==> flow/design.v <==
module finalproject(clk, rst, rows, LEDs, columns, signalout, ss1, ss2, ss3, ss4, ss5, ss6);
input [3:0] rows;  
input clk;  
input rst;  
output [9:0] LEDs;  
output [3:0] columns;  
output signalout;  
output [6:0] ss1, ss2, ss3, ss4, ss5, ss6;  
wire [31:0] countlow, counthigh;  
keypadwithtones kwt(.rows(rows), .clk(clk), .rst(rst), .LEDs(LEDs), .columns(columns), .countlow(countlow), .counthigh(counthigh));
rotatingdisplay rd(.clk(clk), .rst(rst), .ss1(ss1), .ss2(ss2), .ss3(ss3), .ss4(ss4), .ss5(ss5), .ss6(ss6));
toneprocessor tp(.clk(clk), .rst(rst), .countlow(countlow), .counthigh(counthigh), .signalout(signalout));
endmodule
module keypadwithtones(rows, clk, rst, LEDs, columns, countlow, counthigh);
input [3:0] rows; 
input clk;
input rst;
output [9:0] LEDs;
reg [9:0] LEDs;
output [3:0] columns;
reg [3:0] columns;
reg[2:0] progress, colprogress;   
reg [3:0] val1, val2;  
reg [15:0] button1, button2;  
reg [31:0] counter;  
output [31:0] countlow, counthigh;
reg [31:0] countlow, counthigh;
always @(posedge clk) begin  
if (rst) begin
LEDs = 10'b00_0000_0000;   
progress = 3'b000;  
colprogress = 3'b000;  
counter = 0;  
columns = 4'b1110;  
val1 = 4'b0000;
val2 = 4'b0000;
button1 = 16'h0000;
button2 = 16'h0000;
countlow = 1136;  
counthigh = 2272;
end else begin
case(progress) 
3'b000: begin  
case(columns)  
4'b1110: begin 
val1 = ~rows;  
button1 = val1;
columns = 4'b1101;  
end
4'b1101: begin
val1 = ~rows;  
button1 = button1 << 4;  
button1 = button1 + val1;  
columns = 4'b1011;  
end
4'b1011: begin 
val1 = ~rows;  
button1 = button1 << 4;  
button1 = button1 + val1;  
columns = 4'b0111;  
end
4'b0111: begin
val1 = ~rows;  
button1 = button1 << 4;  
button1 = button1 + val1;  
columns = 4'b1110;  
progress = 3'b001;  
end
endcase
end
3'b001: begin   
counter = counter + 1'b1;
if (counter >= 500) begin   
case(columns)  
4'b1110: begin
val2 = ~rows;
button2 = val2;
columns = 4'b1101;
end
4'b1101: begin
val2 = ~rows;
button2 = button2 << 4;
button2 = button2 + val2;
columns = 4'b1011;
end
4'b1011: begin
val2 = ~rows;
button2 = button2 << 4;
button2 = button2 + val2;
columns = 4'b0111;
end
4'b0111: begin
val2 = ~rows;
button2 = button2 << 4;
button2 = button2 + val2;
columns = 4'b1110;
counter = 0;
progress = 3'b010;
end
endcase
end
end
3'b010: begin   
if ((button1 == button2) && (button1 != 16'h0000)) begin  
case(button1)  
	16'h80: begin  
	countlow = 1136;
   counthigh = 2272;
	end
	16'h1: begin  
	LEDs = LEDs + 1'b1;
	countlow = 47755;
	counthigh = 95510;
	end
	16'h10: begin  
	LEDs = LEDs + 2'b10;
		countlow = 42565;
		counthigh = 85131;
	end
	16'h100: begin  
	LEDs = LEDs + 2'b11;
		countlow = 37921;
		counthigh = 75842;
	end
	16'h2: begin  
	LEDs = LEDs + 3'b100;
	countlow = 35803;
   counthigh = 71606;
	end
	16'h20: begin  
	LEDs = LEDs + 3'b101;
		countlow = 31888;
		counthigh = 63776;
	end
	16'h200: begin  
	LEDs = LEDs + 3'b110;
		countlow = 28409;
		counthigh = 56818;
	end
	16'h4: begin  
	LEDs = LEDs + 3'b111;
		countlow = 25390;
		counthigh = 50619;
	end
	16'h40: begin  
	LEDs = LEDs + 4'b1000;
		countlow = 23889;
		counthigh = 47778;
	end
	16'h400: begin  
	LEDs = LEDs + 4'b1001;
		countlow = 21282;
		counthigh = 42564;
	end
	16'h1000: begin  
	LEDs = LEDs + 4'b1010;
		countlow = 18960;
		counthigh = 37921;
	end
	16'h2000: begin  
	LEDs = LEDs + 4'b1011;
		countlow = 17896;
		counthigh = 35793;
	end
	16'h4000: begin  
	LEDs = LEDs + 4'b1100;
		countlow = 15943;
		counthigh = 31887;
	end
	16'h8000: begin  
	LEDs = LEDs + 4'b1101;
		countlow = 14204;
		counthigh = 28409;
	end
	16'h8: begin  
	LEDs = LEDs + 4'b1110;
		countlow = 12651;
		counthigh = 25303;
	end
	16'h800: begin  
	LEDs = LEDs + 4'b1111;
		countlow = 11944;
		counthigh = 23889;
	end
	endcase
progress = 3'b011;  
end else progress = 3'b000;  
end
3'b011: begin
counter = counter + 1'b1;
if (counter >= 5000) begin  
case(columns)  
4'b1110: begin
val2 = ~rows;
button2 = val2;
columns = 4'b1101;
end
4'b1101: begin
val2 = ~rows;
button2 = button2 << 4;
button2 = button2 + val2;
columns = 4'b1011;
end
4'b1011: begin
val2 = ~rows;
button2 = button2 << 4;
button2 = button2 + val2;
columns = 4'b0111;
end
4'b0111: begin
val2 = ~rows;
button2 = button2 << 4;
button2 = button2 + val2;
columns = 4'b1110;
counter = 0;
progress = 3'b100;
end
endcase
end
end
3'b100: begin
if (button2 == 16'h0000) begin  
progress = 3'b000;  
countlow = 1136;  
counthigh = 2272;
end else progress = 3'b011;  
end
endcase 
end
end
endmodule 
module toneprocessor(clk, rst, countlow, counthigh, signalout);
output signalout;
reg signalout;
input clk;
input rst;
input [31:0] countlow, counthigh;
reg [31:0] onesecond, mycounter;
reg [3:0] progress;
always@(posedge clk) begin
if (rst) begin
signalout=0;  
onesecond = 100000000;  
mycounter = 0;  
progress = 4'b0000;  
end else begin
case(progress)
default: begin              
			end
4'b0000: begin
	mycounter = mycounter + 1'b1;  
	if (mycounter < countlow) begin  
	signalout = 0;  
	end
	else begin
	progress = 4'b0001;  
	end
end
4'b0001: begin
	mycounter = mycounter + 1'b1;  
	if ((mycounter >= countlow) && (mycounter < counthigh)) begin 
	signalout = 1;  
	end
	else begin
	progress = 4'b0010;  
	end
end
4'b0010: begin
	mycounter = mycounter + 1'b1;  
	if (mycounter >= counthigh) begin  
	signalout = 0;  
	mycounter = 0;  
	end
	else begin
	progress = 4'b0000;  
	end
end
endcase
end
end
endmodule 
module rotatingdisplay(clk, rst, ss1, ss2, ss3, ss4, ss5, ss6);
input clk;  
input rst;
output reg [6:0] ss1, ss2, ss3, ss4, ss5, ss6;  
reg [31:0] counter;  
reg [6:0] g,e,r1,r2,i,f1,o,x,f2,a,l1,l2,two1,zero1,two2,zero2,start;  
always @(posedge clk) begin  
if (rst) begin
counter = 0;
start = 7'b0000000;
ss1 = 7'hFF;
ss2 = 7'hFF;
ss3 = 7'hFF;
ss4 = 7'hFF;
ss5 = 7'hFF;
ss6 = 7'hFF;
g = 7'b0010000;
e = 7'b0000110;
r1 = 7'b1001110;
r2 = 7'b1001110;
i = 7'b1111001;
f1 = 7'b0001110;
o = 7'b1000000;
x = 7'b0001001;
f2 = 7'b0001110;
a = 7'b0001000;
l1 = 7'b1000111;
l2 = 7'b1000111;
two1 = 7'b0100100;
zero1 = 7'b1000000;
two2 = 7'b0100100;
zero2 = 7'b1000000;
end else begin
counter = counter + 1'b1;
if (counter >= 50000) begin  
counter = 0;  
ss6 = ss5;
ss5 = ss4;
ss4 = ss3;
ss3 = ss2;
ss2 = ss1;
ss1 = g;  
start = g;
g = e;
e = r1;
r1 = r2;
r2 = i;
i = f1;
f1 = o;
o = x;
x = f2;
f2 = a;
a = l1;
l1 = l2;
l2 = two1;
two1 = zero1;
zero1 = two2;
two2 = zero2;
zero2 = start;
end
end
end
endmodule
From RTL to reports: finalproject
Tool output for the design above, in the order of the flow.
Lines are those of the file above, counted from 1.
{"block": "setup", "design": "finalproject", "clk_port": "clk", "library": "sky130hd", "corner": "tt_025C_1v80"}

Word level
Source: Yosys, flattened and elaborated, memories not mapped. Widths are those after wreduce. Registers that Yosys merges into a memory's read port (data or address) are not register bits. Print and check cells do not count.
{"block": "op_classes", "bitwise": 1, "add_sub_neg": 20, "n_mux": 40, "cmp": 7, "n_eq": 41, "reduce_logical": 25}
{"block": "op_table", "op": "case mux 32 bit (select 16 bit)", "count": 2}
{"block": "op_table", "op": "case mux 32 bit (select 2 bit)", "count": 4}
{"block": "op_table", "op": "two-way mux 32 bit", "count": 8}
{"block": "op_table", "op": "case mux 10 bit (select 15 bit)", "count": 1}
{"block": "op_table", "op": "adder 32 x 1 -> 32 bit (second input constant)", "count": 3}
{"block": "op_table", "op": "case mux 16 bit (select 2 bit)", "count": 3}
{"block": "op_table", "op": "adder 10 x 4 -> 10 bit (second input constant)", "count": 8}
{"block": "op_table", "op": ">= comparator 32 bit", "count": 2}
{"block": "op_table", "op": "less-than comparator 32 bit", "count": 2}
{"block": "op_table", "op": "adder 10 x 3 -> 10 bit (second input constant)", "count": 4}
{"block": "op_table", "op": "adder 16 x 4 -> 16 bit", "count": 2}
{"block": "op_table", "op": ">= comparator 32 x 13 -> 1 bit (second input constant)", "count": 1}
{"block": "op_table", "op": ">= comparator 32 x 16 -> 1 bit (second input constant)", "count": 1}
{"block": "op_table", "op": ">= comparator 32 x 9 -> 1 bit (second input constant)", "count": 1}
{"block": "op_table", "op": "two-way mux 16 bit", "count": 2}
{"block": "op_table", "op": "case mux 4 bit (select 3 bit)", "count": 2}
{"block": "op_table", "op": "adder 10 x 2 -> 10 bit (second input constant)", "count": 2}
{"block": "op_table", "op": "inequality test 2 x 1 -> 1 bit (second input constant)", "count": 10}
{"block": "op_table", "op": "two-way mux 4 bit", "count": 5}
{"block": "op_table", "op": "inequality test 17 x 1 -> 1 bit (second input constant)", "count": 1}
{"block": "op_table", "op": "equality test 16 x 1 -> 1 bit (second input constant)", "count": 1}
{"block": "op_table", "op": "equality test 16 x 10 -> 1 bit (second input constant)", "count": 1}
{"block": "op_table", "op": "equality test 16 x 11 -> 1 bit (second input constant)", "count": 1}
{"block": "op_table", "op": "equality test 16 x 12 -> 1 bit (second input constant)", "count": 1}
{"block": "op_table", "op": "equality test 16 x 13 -> 1 bit (second input constant)", "count": 1}
{"block": "op_table", "op": "equality test 16 x 14 -> 1 bit (second input constant)", "count": 1}
{"block": "op_table", "op": "equality test 16 x 15 -> 1 bit (second input constant)", "count": 1}
{"block": "op_table", "op": "equality test 16 bit", "count": 1}
Other operator kinds: 40; their cells: 62.
{"block": "bits", "in_bits": 6, "out_inout_bits": 57, "elab_cells": 168, "register_bits": 368}

Longest topological paths
Yosys ltp: most cells in a row. Word level: on the elaborated netlist, between registers, memories and ports. Mapped: between sequential cells and ports; inverters and the memories' decode and read muxes count.
{"block": "depth", "ltp_word": 5, "abc_area": 0, "depth_mapped": 17, "depth_no_buf": 15}

Synthesis result
The flow's flattened synthesis, as Yosys stat reports it; memories are mapped. The netlist is that of the ABC_AREA named above (0 if unset); the other value can give another one.
Totals and module areas in this step are rounded.
{"block": "synth_totals", "ffs": 328, "n_buf": 139, "yosys_area_um2": 17000, "sequential_area_um2": 6600, "mapped_cells": 2016}
{"block": "by_type", "cell": "sky130_fd_sc_hd__dfxtp_1", "count": 328, "type_area_um2": 6.57E+03}
{"block": "by_type", "cell": "sky130_fd_sc_hd__mux2i_1", "count": 108, "type_area_um2": 1.08E+03}
{"block": "by_type", "cell": "sky130_fd_sc_hd__nor2_1", "count": 234, "type_area_um2": 878.342}
{"block": "by_type", "cell": "sky130_fd_sc_hd__nand3_1", "count": 146, "type_area_um2": 730.701}
{"block": "by_type", "cell": "sky130_fd_sc_hd__nand2_1", "count": 192, "type_area_um2": 720.691}
{"block": "by_type", "cell": "sky130_fd_sc_hd__xnor2_1", "count": 66, "type_area_um2": 578.054}
{"block": "by_type", "cell": "sky130_fd_sc_hd__ha_1", "count": 45, "type_area_um2": 563.04}
{"block": "by_type", "cell": "sky130_fd_sc_hd__a21oi_1", "count": 100, "type_area_um2": 500.48}
{"block": "by_type", "cell": "sky130_fd_sc_hd__o21ai_0", "count": 82, "type_area_um2": 410.394}
{"block": "by_type", "cell": "sky130_fd_sc_hd__xor2_1", "count": 46, "type_area_um2": 402.886}
{"block": "by_type", "cell": "sky130_fd_sc_hd__clkbuf_1", "count": 99, "type_area_um2": 371.606}
{"block": "by_type", "cell": "sky130_fd_sc_hd__nand4_1", "count": 49, "type_area_um2": 306.544}
{"block": "by_type", "cell": "sky130_fd_sc_hd__nor3_1", "count": 57, "type_area_um2": 285.274}
{"block": "by_type", "cell": "sky130_fd_sc_hd__nor4_1", "count": 36, "type_area_um2": 225.216}
{"block": "by_type", "cell": "sky130_fd_sc_hd__inv_1", "count": 54, "type_area_um2": 202.694}
{"block": "by_type", "cell": "sky130_fd_sc_hd__a31oi_1", "count": 25, "type_area_um2": 156.4}
{"block": "by_type", "cell": "sky130_fd_sc_hd__and3_1", "count": 22, "type_area_um2": 137.632}
{"block": "by_type", "cell": "sky130_fd_sc_hd__a22oi_1", "count": 17, "type_area_um2": 127.622}
Not listed: further types 63, cells in them 310.
By module: a second synthesis without flattening, with its own total; a netlist apart from the flattened one above.
{"block": "unflattened", "cells_unflattened": 2144, "area_unflattened_um2": 18000}
Each row is one instance without its submodules.
{"block": "by_module", "mod": "rotatingdisplay", "cells": 739, "mod_seq_area_um2": 3700, "area_um2": 7500, "instances": 1}
{"block": "by_module", "mod": "keypadwithtones", "cells": 908, "mod_seq_area_um2": 2100, "area_um2": 7000, "instances": 1}
{"block": "by_module", "mod": "toneprocessor", "cells": 497, "mod_seq_area_um2": 720, "area_um2": 3700, "instances": 1}
{"block": "by_module", "mod": "finalproject", "cells": 0, "mod_seq_area_um2": 0.0, "area_um2": 0.0, "instances": 1}

Timing after synthesis
OpenSTA on the mapped netlist: ideal clock, no wires. The path of least setup slack (recovery checks aside). Input and output delay are each 20% of the period. Register names are those of the netlist, which keeps one name where synthesis merged equal registers.
{"block": "synth_timing", "path_type": "reg2reg", "from": "reg tp.mycounter[0]", "to": "reg tp.mycounter[21]", "path_buffers": 2, "delay_ns": 3.640, "setup_slack_ns": 6.359, "required_ns": 9.926, "t_first_pin_ns": 0.000, "clock_period_ns": 10.0, "arrival_time_ns": 3.566, "setup_time_ns": 0.074, "driving_pins": 17, "synth_period_reached_ns": 3.641}
"delay_ns" is the arrival time less input delay plus setup time.
"driving_pins" counts driving pins, that of a launching flip-flop among them; a cell with two outputs on the path counts twice.
"synth_period_reached_ns" is the clock period less the worst setup slack; recovery checks do not enter. This is arithmetic on one report: input and output delays are still those of the set period (20% each).
Between the ends stands the longest chain of elaborated cells between them, by number of cells; it is not shown to be the way that was timed. Of several equally long chains one is given.
Each line given opens the expression or statement behind the cell; cells for indexed reads and writes are added by Yosys, which also makes memories of some case tables.
At most two assigning lines are given for a register; there are more.
{"block": "synth_between", "cell_sequence": "sky130_fd_sc_hd__dfxtp_1 -> sky130_fd_sc_hd__ha_1 -> sky130_fd_sc_hd__nand3_1 -> sky130_fd_sc_hd__or3_1 -> sky130_fd_sc_hd__clkbuf_1 -> sky130_fd_sc_hd__nor2_1 -> sky130_fd_sc_hd__xor2_1 -> sky130_fd_sc_hd__ha_1 -> sky130_fd_sc_hd__o21ai_0 -> sky130_fd_sc_hd__a21oi_1 -> sky130_fd_sc_hd__a221o_1 -> sky130_fd_sc_hd__nand2_1 -> sky130_fd_sc_hd__nand3_1 -> sky130_fd_sc_hd__o31ai_1 -> sky130_fd_sc_hd__clkbuf_1 -> sky130_fd_sc_hd__nand3_1 -> sky130_fd_sc_hd__a31oi_1", "elab_chain_cells": 4, "cells_between": 4, "cone_classes": "add/sub: 1; compare: 1; mux: 2"}
{"block": "synth_rtl", "item": "from (decl)", "line": 238, "text": "reg [31:0] onesecond, mycounter;"}
{"block": "synth_rtl", "item": "from (assign)", "line": 251, "text": "mycounter = mycounter + 1'b1;"}
{"block": "synth_rtl", "item": "from (assign)", "line": 260, "text": "mycounter = mycounter + 1'b1;"}
{"block": "synth_rtl", "item": "adder 32 x 1 -> 32 bit", "line": 269, "text": "mycounter = mycounter + 1'b1;"}
{"block": "synth_rtl", "item": ">= comparator 32 bit", "line": 270, "text": "if (mycounter >= counthigh) begin"}
{"block": "synth_rtl", "item": "two-way mux 32 bit", "line": 270}
{"block": "synth_rtl", "item": "case mux 32 bit (select 2 bit)", "line": 247, "text": "case(progress)"}
{"block": "synth_rtl", "item": "to (assign)", "line": 251}
{"block": "synth_rtl", "item": "to (assign)", "line": 260}
{"block": "synth_rtl", "item": "to (decl)", "line": 238}

Path in the finished layout
Path of least setup slack in the final report of run 2 (OpenROAD, finished layout, wires in). Where an end is a register, its clock arrival counts in the times.
{"block": "layout_timing", "path_type": "reg2reg", "from": "reg kwt.button1[9]", "to": "reg kwt.LEDs[9]", "clock_period_ns": 4.49, "driving_pins": 16, "setup_slack_ns": 0.41, "required_ns": 4.89, "arrival_time_ns": 4.48, "t_first_pin_ns": 0.56, "path_buffers": 0, "setup_time_ns": 0.16}
Between the ends stands the longest chain of elaborated cells between them, by number of cells; it is not shown to be the way that was timed. Of several equally long chains one is given.
At most two assigning lines are given for a register; there are more.
{"block": "layout_between", "cell_sequence": "sky130_fd_sc_hd__dfxtp_1 -> sky130_fd_sc_hd__or4_4 -> sky130_fd_sc_hd__or3_1 -> sky130_fd_sc_hd__nor3_1 -> sky130_fd_sc_hd__nand3_1 -> sky130_fd_sc_hd__and3_1 -> sky130_fd_sc_hd__inv_1 -> sky130_fd_sc_hd__ha_1 -> sky130_fd_sc_hd__a21o_1 -> sky130_fd_sc_hd__a21oi_1 -> sky130_fd_sc_hd__o21ai_0 -> sky130_fd_sc_hd__nand2_1 -> sky130_fd_sc_hd__xor2_1 -> sky130_fd_sc_hd__o22ai_1 -> sky130_fd_sc_hd__a21oi_1 -> sky130_fd_sc_hd__a311oi_1", "elab_chain_cells": 3, "cells_between": 21, "lines_between": 2, "cone_classes": "eq/ne: 16; mux: 1; reduce/logical: 4"}
{"block": "layout_rtl", "item": "from (decl)", "line": 24, "text": "reg [15:0] button1, button2;"}
{"block": "layout_rtl", "item": "from (assign)", "line": 47, "text": "button1 = val1;"}
{"block": "layout_rtl", "item": "from (assign)", "line": 52, "text": "button1 = button1 << 4;"}
{"block": "layout_rtl", "item": "equality test 16 x 1 -> 1 bit", "line": 105, "text": "case(button1)"}
{"block": "layout_rtl", "item": "nonzero test 15 bit"}
{"block": "layout_rtl", "item": "AND reduction 3 bit"}
{"block": "layout_rtl", "item": "to (assign)", "line": 111, "text": "LEDs = LEDs + 1'b1;"}
{"block": "layout_rtl", "item": "to (assign)", "line": 116, "text": "LEDs = LEDs + 2'b10;"}
{"block": "layout_rtl", "item": "to (decl)", "line": 18, "text": "output [9:0] LEDs;"}

Data sheet: physical implementation of finalproject

Settings and measured results of 4 stored flow runs for module finalproject (sky130hd), not sorted in any way. The constraints put input and output delay at 20% of the set period each and load the outputs with 0.01 pF.
Values from the reports are rounded here.

{"run": "run 1", "settings": { "CELL_PAD_IN_SITES_GLOBAL_PLACEMENT": 3, "CORE_MARGIN": 10, "CORE_UTILIZATION": 65, "CTS_CLUSTER_DIAMETER": 302, "CTS_CLUSTER_SIZE": 23, "MIN_ROUTING_LAYER": "met2", "PLACE_DENSITY_LB_ADDON": 0.17, "SETUP_SLACK_MARGIN": -0.11, "TNS_END_PERCENT": 5, "period_ns": 2.8, "CAP_MARGIN": 20, "SLEW_MARGIN": 20 }, "outcome": "no final report: placement broke off with FLW-0024"}
{"run": "run 2", "settings": { "CORE_UTILIZATION": 40, "SETUP_SLACK_MARGIN": -0.19, "period_ns": 4.49, "CAP_MARGIN": 20, "CORE_MARGIN": 2, "SLEW_MARGIN": 20 }, "results": { "design.die.area_um2": 43000, "final_setup_ws_ns": 0.41, "final_hold_ws_ns": 0.46, "stdcell_area_um2": 19000, "tns_setup_ns": 0.000, "synth_chip_area_um2": 17000 }}
{"run": "run 3", "settings": { "CTS_CLUSTER_SIZE": 36, "MAX_ROUTING_LAYER": "met4", "period_ns": 10.0, "CAP_MARGIN": 20, "CORE_MARGIN": 2, "CORE_UTILIZATION": 40, "SLEW_MARGIN": 20 }, "results": { "design.die.area_um2": 43000, "final_setup_ws_ns": 5.6, "final_hold_ws_ns": 0.45, "stdcell_area_um2": 19000, "tns_setup_ns": 0.000, "synth_chip_area_um2": 17000 }}
{"run": "run 4", "settings": { "ABC_AREA": 1, "CELL_PAD_IN_SITES_GLOBAL_PLACEMENT": 2, "CORE_ASPECT_RATIO": 1.07, "CORE_UTILIZATION": 40, "CTS_CLUSTER_DIAMETER": 299, "HOLD_SLACK_MARGIN": 0.08, "PLACE_DENSITY": 0.49, "period_ns": 3.09, "CAP_MARGIN": 20, "CORE_MARGIN": 2, "SLEW_MARGIN": 20 }, "results": { "design.die.area_um2": 48000, "final_setup_ws_ns": 0.16, "final_hold_ws_ns": 0.44, "stdcell_area_um2": 21000, "tns_setup_ns": 0.000, "synth_chip_area_um2": 18000 }}
